==> flow/design.v <==
module ieee754multiplier (
    input logic clk, rst_n,
    input logic [31:0] a_i,
    input logic [31:0] b_i,
    input logic start_i,
    output logic done_o,
    output logic nan_o,
    output logic inifinit_o,
    output logic overflow_o,
    output logic underflow_o,
    output logic [31:0] product_o
);
typedef enum logic[1:0] {
    INITIAL_STATE = 2'b00,
    MULTIPLY_STEP = 2'b01,
    RESULT_VERIFICATION_STEP = 2'b10,
    DONE = 2'b11
} MULTIPLIER_FSM_STATE;
MULTIPLIER_FSM_STATE current_state;
logic [31:0] a_r, b_r;  
logic signal_a, signal_b;
logic [7:0] exponent_a, exponent_b;
logic [23:0] mantissa_a, mantissa_b;  
logic [47:0] mantissa_temp;
logic [9:0] exponent_temp;
logic [31:0] product_r;      
logic [1:0]  exponent_hi_r;  
always_comb begin : MULTIPLIER_COMB_BLOCK
    signal_a = a_r[31];  
    signal_b = b_r[31];  
    exponent_a = a_r[30:23];  
    exponent_b = b_r[30:23];  
    mantissa_a[23] = 1;
    mantissa_a[22:0] = a_r[22:0];   
    mantissa_b[23] = 1;
    mantissa_b[22:0] = b_r[22:0];   
    if (mantissa_a[22-:23] == 0 || mantissa_b[22-:23] == 0) begin  
        mantissa_temp = 0;  
        exponent_temp = 0;  
    end else begin
        mantissa_temp = mantissa_a * mantissa_b;  
        exponent_temp = exponent_a + exponent_b - 127;  
        if (mantissa_temp[47] == 1) begin  
            mantissa_temp = mantissa_temp >> 1;  
            exponent_temp = exponent_temp + 1;  
        end
    end
end
always_ff @(posedge clk, negedge rst_n) begin : MULTIPLIER_FF_BLOCK
    if(!rst_n) begin
        current_state <= INITIAL_STATE;
        a_r <= 32'b0;
        b_r <= 32'b0;
        product_r <= 32'b0;
        exponent_hi_r <= 2'b0;
        done_o <= 1'b0;
        nan_o <= 1'b0;
        inifinit_o <= 1'b0;
        overflow_o <= 1'b0;
        underflow_o <= 1'b0;
        product_o <= 32'b0;
    end else begin
        case (current_state)
            INITIAL_STATE, DONE: begin
                done_o <= 1'b0;
                if (start_i) begin
                    a_r <= a_i;
                    b_r <= b_i;
                    current_state <= MULTIPLY_STEP;
                end else begin
                    current_state <= INITIAL_STATE;
                end
            end
            MULTIPLY_STEP: begin
                product_r[31] <= signal_a ^ signal_b;  
                product_r[30:23] <= exponent_temp[7:0];  
                product_r[22:0] <= mantissa_temp[45:23];  
                exponent_hi_r <= exponent_temp[9:8];
                current_state <= RESULT_VERIFICATION_STEP;
            end
            RESULT_VERIFICATION_STEP: begin
                nan_o <= 1'b0;
                inifinit_o <= 1'b0;
                overflow_o <= 1'b0;
                underflow_o <= 1'b0;
                product_o <= product_r;
                if (product_r[30:23] == 8'hFF && product_r[22:0] != 23'b00) begin
                    nan_o <= 1'b1;
                    product_o <= 32'b00;
                end else if (product_r[30:23] == 8'b11111111 && product_r[22:0] == 23'b0) begin
                    inifinit_o <= 1'b1;
                end else if (exponent_hi_r[0] == 1'b1 || exponent_hi_r[1] == 1'b1) begin
                    overflow_o <= 1'b1;
                    product_o <= 32'h7FFFFFFF;
                end else if (product_r[30:23] == 8'b00000000) begin
                    underflow_o <= 1'b1;
                    product_o <= 32'b00;
                end
                done_o <= 1'b1;
                current_state <= DONE;
            end
        endcase
    end
end
endmodule
== Tool chain data of ieee754multiplier ==
The steps from the RTL of ieee754multiplier to its reports follow in flow order.
Lines are those of the file above, counted from 1.
Operators carry their Yosys type and port widths (W data, S select, Z words).
Library cell names are shortened.
A cell with - has no value.

* Design top: ieee754multiplier
* Clock: clk
* Library: sky130hd
* Timing corner: tt_025C_1v80

== Elaborated design ==
Counts by Yosys on the flattened word-level netlist (proc, flatten, opt, wreduce; memories kept). Register bits leave out memories and registers merged into their read ports (data or address). Print and check cells are left out. Cells with the same type and inputs are merged into one.

* Register bits after elaboration: 137
* Bits in latches: 0
* Memory bits (writable): 0
* Bits in read-only memories: 0
* Clocked read ports x word width: 0
* Memories kept: 0
* Output and inout port bits: 37

* Add/subtract/negate cells: 3
* Multipliers: 1
* Div/mod/pow operators: 0
* Magnitude comparators: 0
* Eq/ne operators: 4
* Shift operators: 0
* Muxes and demuxes: 21
* Bitwise operators: 1
* Reduce/logical cells: 13

{| class="wikitable"
|+ Operators with widths
! operator !! count
|-
| $mul A24 B24 Y48 || 1
|-
| $mux W32 || 4
|-
| $mux W46 || 2
|-
| $logic_not A23 Y1 || 3
|-
| $reduce_bool A23 Y1 || 1
|-
| $mux W10 || 2
|-
| $mux W1 || 11
|-
| $add A10 B1 Y10 const B || 1
|-
| $sub A9 B7 Y10 const B || 1
|-
| $add A8 B8 Y9 || 1
|-
| $eq A8 B8 Y1 const B || 1
|-
| $logic_not A8 Y1 || 1
|-
| $pmux W2 S3 || 1
|-
| $eq A2 B2 Y1 const B || 2
|-
| $logic_and A1 B1 Y1 || 2
|-
| $logic_or A1 B1 Y1 || 2
|-
| $eq A2 B1 Y1 const B || 1
|-
| $logic_not A2 Y1 || 1
|-
| $reduce_and A2 Y1 || 1
|-
| $reduce_bool A2 Y1 || 1
|-
| $reduce_or A2 Y1 || 1
|-
| $pmux W1 S2 || 1
|-
| $xor A1 B1 Y1 || 1
|}

== Longest topological paths ==
Yosys ltp: most cells in a row. Word level: on the elaborated netlist, between registers, memories and ports. Mapped: between sequential cells and ports; inverters and the memories' decode and read muxes count.

* Depth after elaboration: 5
* ABC_AREA: 0
* Mapped depth: 29
* Mapped depth without buffers: 25

== Netlist ==
Yosys stat after the flow's synthesis: flattened, memories mapped to cells. It holds for the ABC_AREA given above (unset counts as 0); a run with the other value may have another netlist.

{| class="wikitable"
|+ Cell types
! type !! count !! area in all (um^2)
|-
| fa_1 || 482 || 9.65E+03
|-
| dfrtp_1 || 138 || 3.45E+03
|-
| inv_1 || 661 || 2,481.13
|-
| ha_1 || 185 || 2,314.72
|-
| and2_1 || 237 || 1.48E+03
|-
| nand2_1 || 313 || 1.17E+03
|-
| mux2_2 || 65 || 731.952
|-
| clkbuf_1 || 114 || 427.91
|-
| nor2_1 || 105 || 394.128
|-
| o22ai_1 || 56 || 350.336
|-
| a21oi_1 || 46 || 230.221
|-
| xnor2_1 || 25 || 218.96
|-
| mux2i_1 || 15 || 150.144
|-
| o21ai_0 || 30 || 150.144
|-
| nor4_1 || 21 || 131.376
|-
| xor2_1 || 13 || 113.859
|-
| o221ai_1 || 11 || 96.342
|-
| nor3_1 || 19 || 95.091
|}

Other cell types: 48; their cells: 156.

* Cell count: 2,692
* Mapped area: 0.0247663 mm^2
* Area of sequential cells: 0.0034796 mm^2
* Flip-flop cells: 139

== Path before layout ==
OpenSTA on the mapped netlist: ideal clock, no wires. The path of least setup slack (recovery checks aside). Input and output delay are each 20% of the period. Register names are those of the netlist, which keeps one name where synthesis merged equal registers.

* Path kind: register to register
* From: reg b_r[3]
* To: reg (no name shown)
* Period: 9,000 ps
* Setup time: 92 ps
* Arrival time: 6,910 ps
* Required time: 8,908 ps
* Path slack: 1,997 ps
* Path delay: 7,002 ps
* Stages: 28
* Buffers on the path: 2
* Synthesis period reached: 7,003 ps

"path delay" is the arrival time less input delay plus setup time.
"stages" counts driving pins, that of a launching flip-flop among them; a cell with two outputs on the path counts twice.
"synthesis period reached" is the clock period less the worst setup slack; recovery checks do not enter. This is arithmetic on one report: input and output delays are still those of the set period (20% each).
Between the ends stands the longest chain of elaborated cells between them, by number of cells; it is not shown to be the way that was timed. Of several equally long chains one is given.
Each line given opens the expression or statement behind the cell; cells for indexed reads and writes are added by Yosys, which also makes memories of some case tables.

* Path through: dfrtp_1 -> clkbuf_1 -> clkbuf_1 -> nand2_1 -> fa_1 -> inv_1 -> fa_1 -> inv_1 -> fa_1 -> inv_1 -> fa_1 -> inv_1 -> fa_1 -> inv_1 -> fa_1 -> inv_1 -> fa_1 -> inv_1 -> ha_1 -> nand4_2 -> nor4_2 -> o311ai_1 -> a21oi_2 -> o21ai_2 -> o31a_1 -> or3_1 -> a211o_1 -> o221ai_1
* Length of the longest elaborated chain: 3
* Elaborated cells on any way between the ends: 5
* Classes of those cells: mul (1); mux (2); reduce/logical (2)

{| class="wikitable"
|+ RTL lines, path post-synthesis
! item !! RTL line !! source
|-
| start: declaration || 20 || <nowiki>logic [31:0] a_r, b_r;</nowiki>
|-
| start: assignment || 53 || <nowiki>b_r <= 32'b0;</nowiki>
|-
| start: assignment || 68 || <nowiki>b_r <= b_i;</nowiki>
|-
| $mul A24 B24 Y48 || 41 || <nowiki>mantissa_temp = mantissa_a * mantissa_b;</nowiki>
|-
| $mux W46 || 43 || <nowiki>if (mantissa_temp[47] == 1) begin</nowiki>
|-
| $mux W46 || 37 || <nowiki>if (mantissa_a[22-:23] == 0 || mantissa_b[22-:23] == 0) begin</nowiki>
|-
| end: assignment || 54 ||
|-
| end: assignment || 77 ||
|-
| end: declaration || 26 ||
|}

== Path in the finished layout ==
From the final timing report of record 1: the path of least setup slack in the routed layout; clock arrival at registers is part of the times.
The report prints the path's times to 10 ps; the period is as set.

* Path kind: register to register
* From: reg b_r[8]
* To: reg exponent_hi_r[1]
* Period: 13,700 ps
* Setup time: 140 ps
* Arrival time: 8,900 ps
* Required time: 14,020 ps
* Path slack: 5,120 ps
* Stages: 27
* Buffers on the path: 1

Between the ends stands the longest chain of elaborated cells between them, by number of cells; it is not shown to be the way that was timed. Of several equally long chains one is given.

* Path through: dfrtp_1 -> clkinv_1 -> nor2_1 -> fa_1 -> fa_1 -> inv_1 -> fa_1 -> inv_1 -> fa_1 -> inv_1 -> fa_1 -> inv_1 -> fa_1 -> inv_1 -> fa_1 -> inv_1 -> ha_1 -> a21oi_1 -> o21ai_0 -> a31oi_1 -> nand4_1 -> a41o_1 -> a22o_1 -> buf_4 -> nor4_1 -> xnor2_1 -> o22ai_1
* Length of the longest elaborated chain: 3
* Elaborated cells on any way between the ends: 5
* Classes of those cells: mul (1); mux (2); reduce/logical (2)

{| class="wikitable"
|+ RTL lines, path after layout
! item !! RTL line !! source
|-
| start: declaration || 20 || <nowiki>logic [31:0] a_r, b_r;</nowiki>
|-
| start: assignment || 53 || <nowiki>b_r <= 32'b0;</nowiki>
|-
| start: assignment || 68 || <nowiki>b_r <= b_i;</nowiki>
|-
| $mul A24 B24 Y48 || 41 || <nowiki>mantissa_temp = mantissa_a * mantissa_b;</nowiki>
|-
| $mux W10 || 43 || <nowiki>if (mantissa_temp[47] == 1) begin</nowiki>
|-
| $mux W10 || 37 || <nowiki>if (mantissa_a[22-:23] == 0 || mantissa_b[22-:23] == 0) begin</nowiki>
|-
| end: assignment || 55 || <nowiki>exponent_hi_r <= 2'b0;</nowiki>
|-
| end: assignment || 78 || <nowiki>exponent_hi_r <= exponent_temp[9:8];</nowiki>
|-
| end: declaration || 27 || <nowiki>logic [1:0]  exponent_hi_r;</nowiki>
|}

Design ieee754multiplier on sky130hd. What follows are 5 stored runs of the flow, each under its own settings; their order means nothing. The constraints put input and output delay at 20% of the set period each and load the outputs with 0.01 pF.
By "clock period reached" is meant the clock period of the run minus its worst setup slack. This is arithmetic on one report: input and output delays are still those of the set period (20% each).
"time of the worst setup path" means the part of the period allowed to the worst setup path (the constraints hold back 20% at inputs and 20% at outputs) less its slack; where the path has registers, the arrival times of their clocks count too.
"time of the worst setup path" is known to 10 ps.

=== Record 1 ===
{| class="wikitable"
! Setting !! Value
|-
| CORE_ASPECT_RATIO || 0.54
|-
| CORE_MARGIN || 5
|-
| CORE_UTILIZATION || 37
|-
| GPL_ROUTABILITY_DRIVEN || 1
|-
| PLACE_DENSITY_LB_ADDON || 0.16
|-
| SETUP_SLACK_MARGIN || 1.4
|-
| period_ns || 13.7
|-
| CAP_MARGIN || 20
|-
| SLEW_MARGIN || 20
|-
! Result !! Value
|-
| Utilization after routing || 41.4%
|-
| Cell area after synthesis || 0.0247663 mm^2
|-
| Worst-case hold slack || 506 ps
|-
| Area of the standard cells in the finished layout || 0.0273525 mm^2
|-
| Time of the worst setup path || 8,580 ps
|-
| Worst path kind || register to register
|-
| Setup slack of the critical path || 5,121 ps
|-
| Area inside the die boundary || 0.0724574 mm^2
|-
| Clock period reached || 8,579 ps
|-
| Setup total negative slack || 0 ps
|}

=== Record 2 ===
{| class="wikitable"
! Setting !! Value
|-
| ABC_AREA || 1
|-
| CAP_MARGIN || 40
|-
| CELL_PAD_IN_SITES_DETAIL_PLACEMENT || 2
|-
| CELL_PAD_IN_SITES_GLOBAL_PLACEMENT || 2
|-
| CORE_ASPECT_RATIO || 1.26
|-
| CORE_MARGIN || 10
|-
| CORE_UTILIZATION || 32
|-
| CTS_CLUSTER_DIAMETER || 88
|-
| CTS_CLUSTER_SIZE || 69
|-
| GPL_ROUTABILITY_DRIVEN || 0
|-
| GPL_TIMING_DRIVEN || 1
|-
| MAX_ROUTING_LAYER || met4
|-
| PLACE_DENSITY || 0.48
|-
| SETUP_SLACK_MARGIN || 1.16
|-
| SLEW_MARGIN || 10
|-
| TNS_END_PERCENT || 55
|-
| period_ns || 8.62
|-
! Result !! Value
|-
| Utilization after routing || 36.1%
|-
| Cell area after synthesis || 0.0265142 mm^2
|-
| Worst-case hold slack || 482 ps
|-
| Area of the standard cells in the finished layout || 0.0296597 mm^2
|-
| Time of the worst setup path || 7,180 ps
|-
| Worst path kind || register to register
|-
| Setup slack of the critical path || 1,443 ps
|-
| Area inside the die boundary || 0.0948476 mm^2
|-
| Clock period reached || 7,177 ps
|-
| Setup total negative slack || 0 ps
|}

=== Record 3 ===
{| class="wikitable"
! Setting !! Value
|-
| CAP_MARGIN || 25
|-
| CELL_PAD_IN_SITES_DETAIL_PLACEMENT || 2
|-
| CORE_UTILIZATION || 72
|-
| GPL_ROUTABILITY_DRIVEN || 0
|-
| GPL_TIMING_DRIVEN || 1
|-
| MAX_ROUTING_LAYER || met4
|-
| MIN_ROUTING_LAYER || met1
|-
| PLACE_DENSITY_LB_ADDON || 0.15
|-
| TNS_END_PERCENT || 45
|-
| period_ns || 5.85
|-
| CORE_MARGIN || 2
|-
| SLEW_MARGIN || 20
|}
Unfinished; tool error in placement.

=== Record 4 ===
{| class="wikitable"
! Setting !! Value
|-
| ABC_AREA || 1
|-
| CELL_PAD_IN_SITES_DETAIL_PLACEMENT || 0
|-
| CELL_PAD_IN_SITES_GLOBAL_PLACEMENT || 1
|-
| CORE_ASPECT_RATIO || 0.77
|-
| CORE_MARGIN || 10
|-
| CORE_UTILIZATION || 50
|-
| CTS_CLUSTER_DIAMETER || 92
|-
| CTS_CLUSTER_SIZE || 77
|-
| GPL_ROUTABILITY_DRIVEN || 1
|-
| GPL_TIMING_DRIVEN || 0
|-
| MAX_ROUTING_LAYER || met4
|-
| period_ns || 12.3
|-
| CAP_MARGIN || 20
|-
| SLEW_MARGIN || 20
|-
! Result !! Value
|-
| Utilization after routing || 55.8%
|-
| Cell area after synthesis || 0.0265142 mm^2
|-
| Worst-case hold slack || 461 ps
|-
| Area of the standard cells in the finished layout || 0.0290416 mm^2
|-
| Time of the worst setup path || 8,150 ps
|-
| Worst path kind || register to register
|-
| Setup slack of the critical path || 4,154 ps
|-
| Area inside the die boundary || 0.0627181 mm^2
|-
| Clock period reached || 8,146 ps
|-
| Setup total negative slack || 0 ps
|}

=== Record 5 ===
{| class="wikitable"
! Setting !! Value
|-
| CORE_UTILIZATION || 50
|-
| period_ns || 6.56
|-
| CAP_MARGIN || 20
|-
| CORE_MARGIN || 2
|-
| SLEW_MARGIN || 20
|-
! Result !! Value
|-
| Utilization after routing || 62.0%
|-
| Cell area after synthesis || 0.0247663 mm^2
|-
| Worst-case hold slack || 476 ps
|-
| Area of the standard cells in the finished layout || 0.0303716 mm^2
|-
| Time of the worst setup path || 7,010 ps
|-
| Worst path kind || register to register
|-
| Setup slack of the critical path || -451 ps
|-
| Area inside the die boundary || 0.0513294 mm^2
|-
| Clock period reached || 7,011 ps
|-
| Setup total negative slack || -12,706 ps
|}
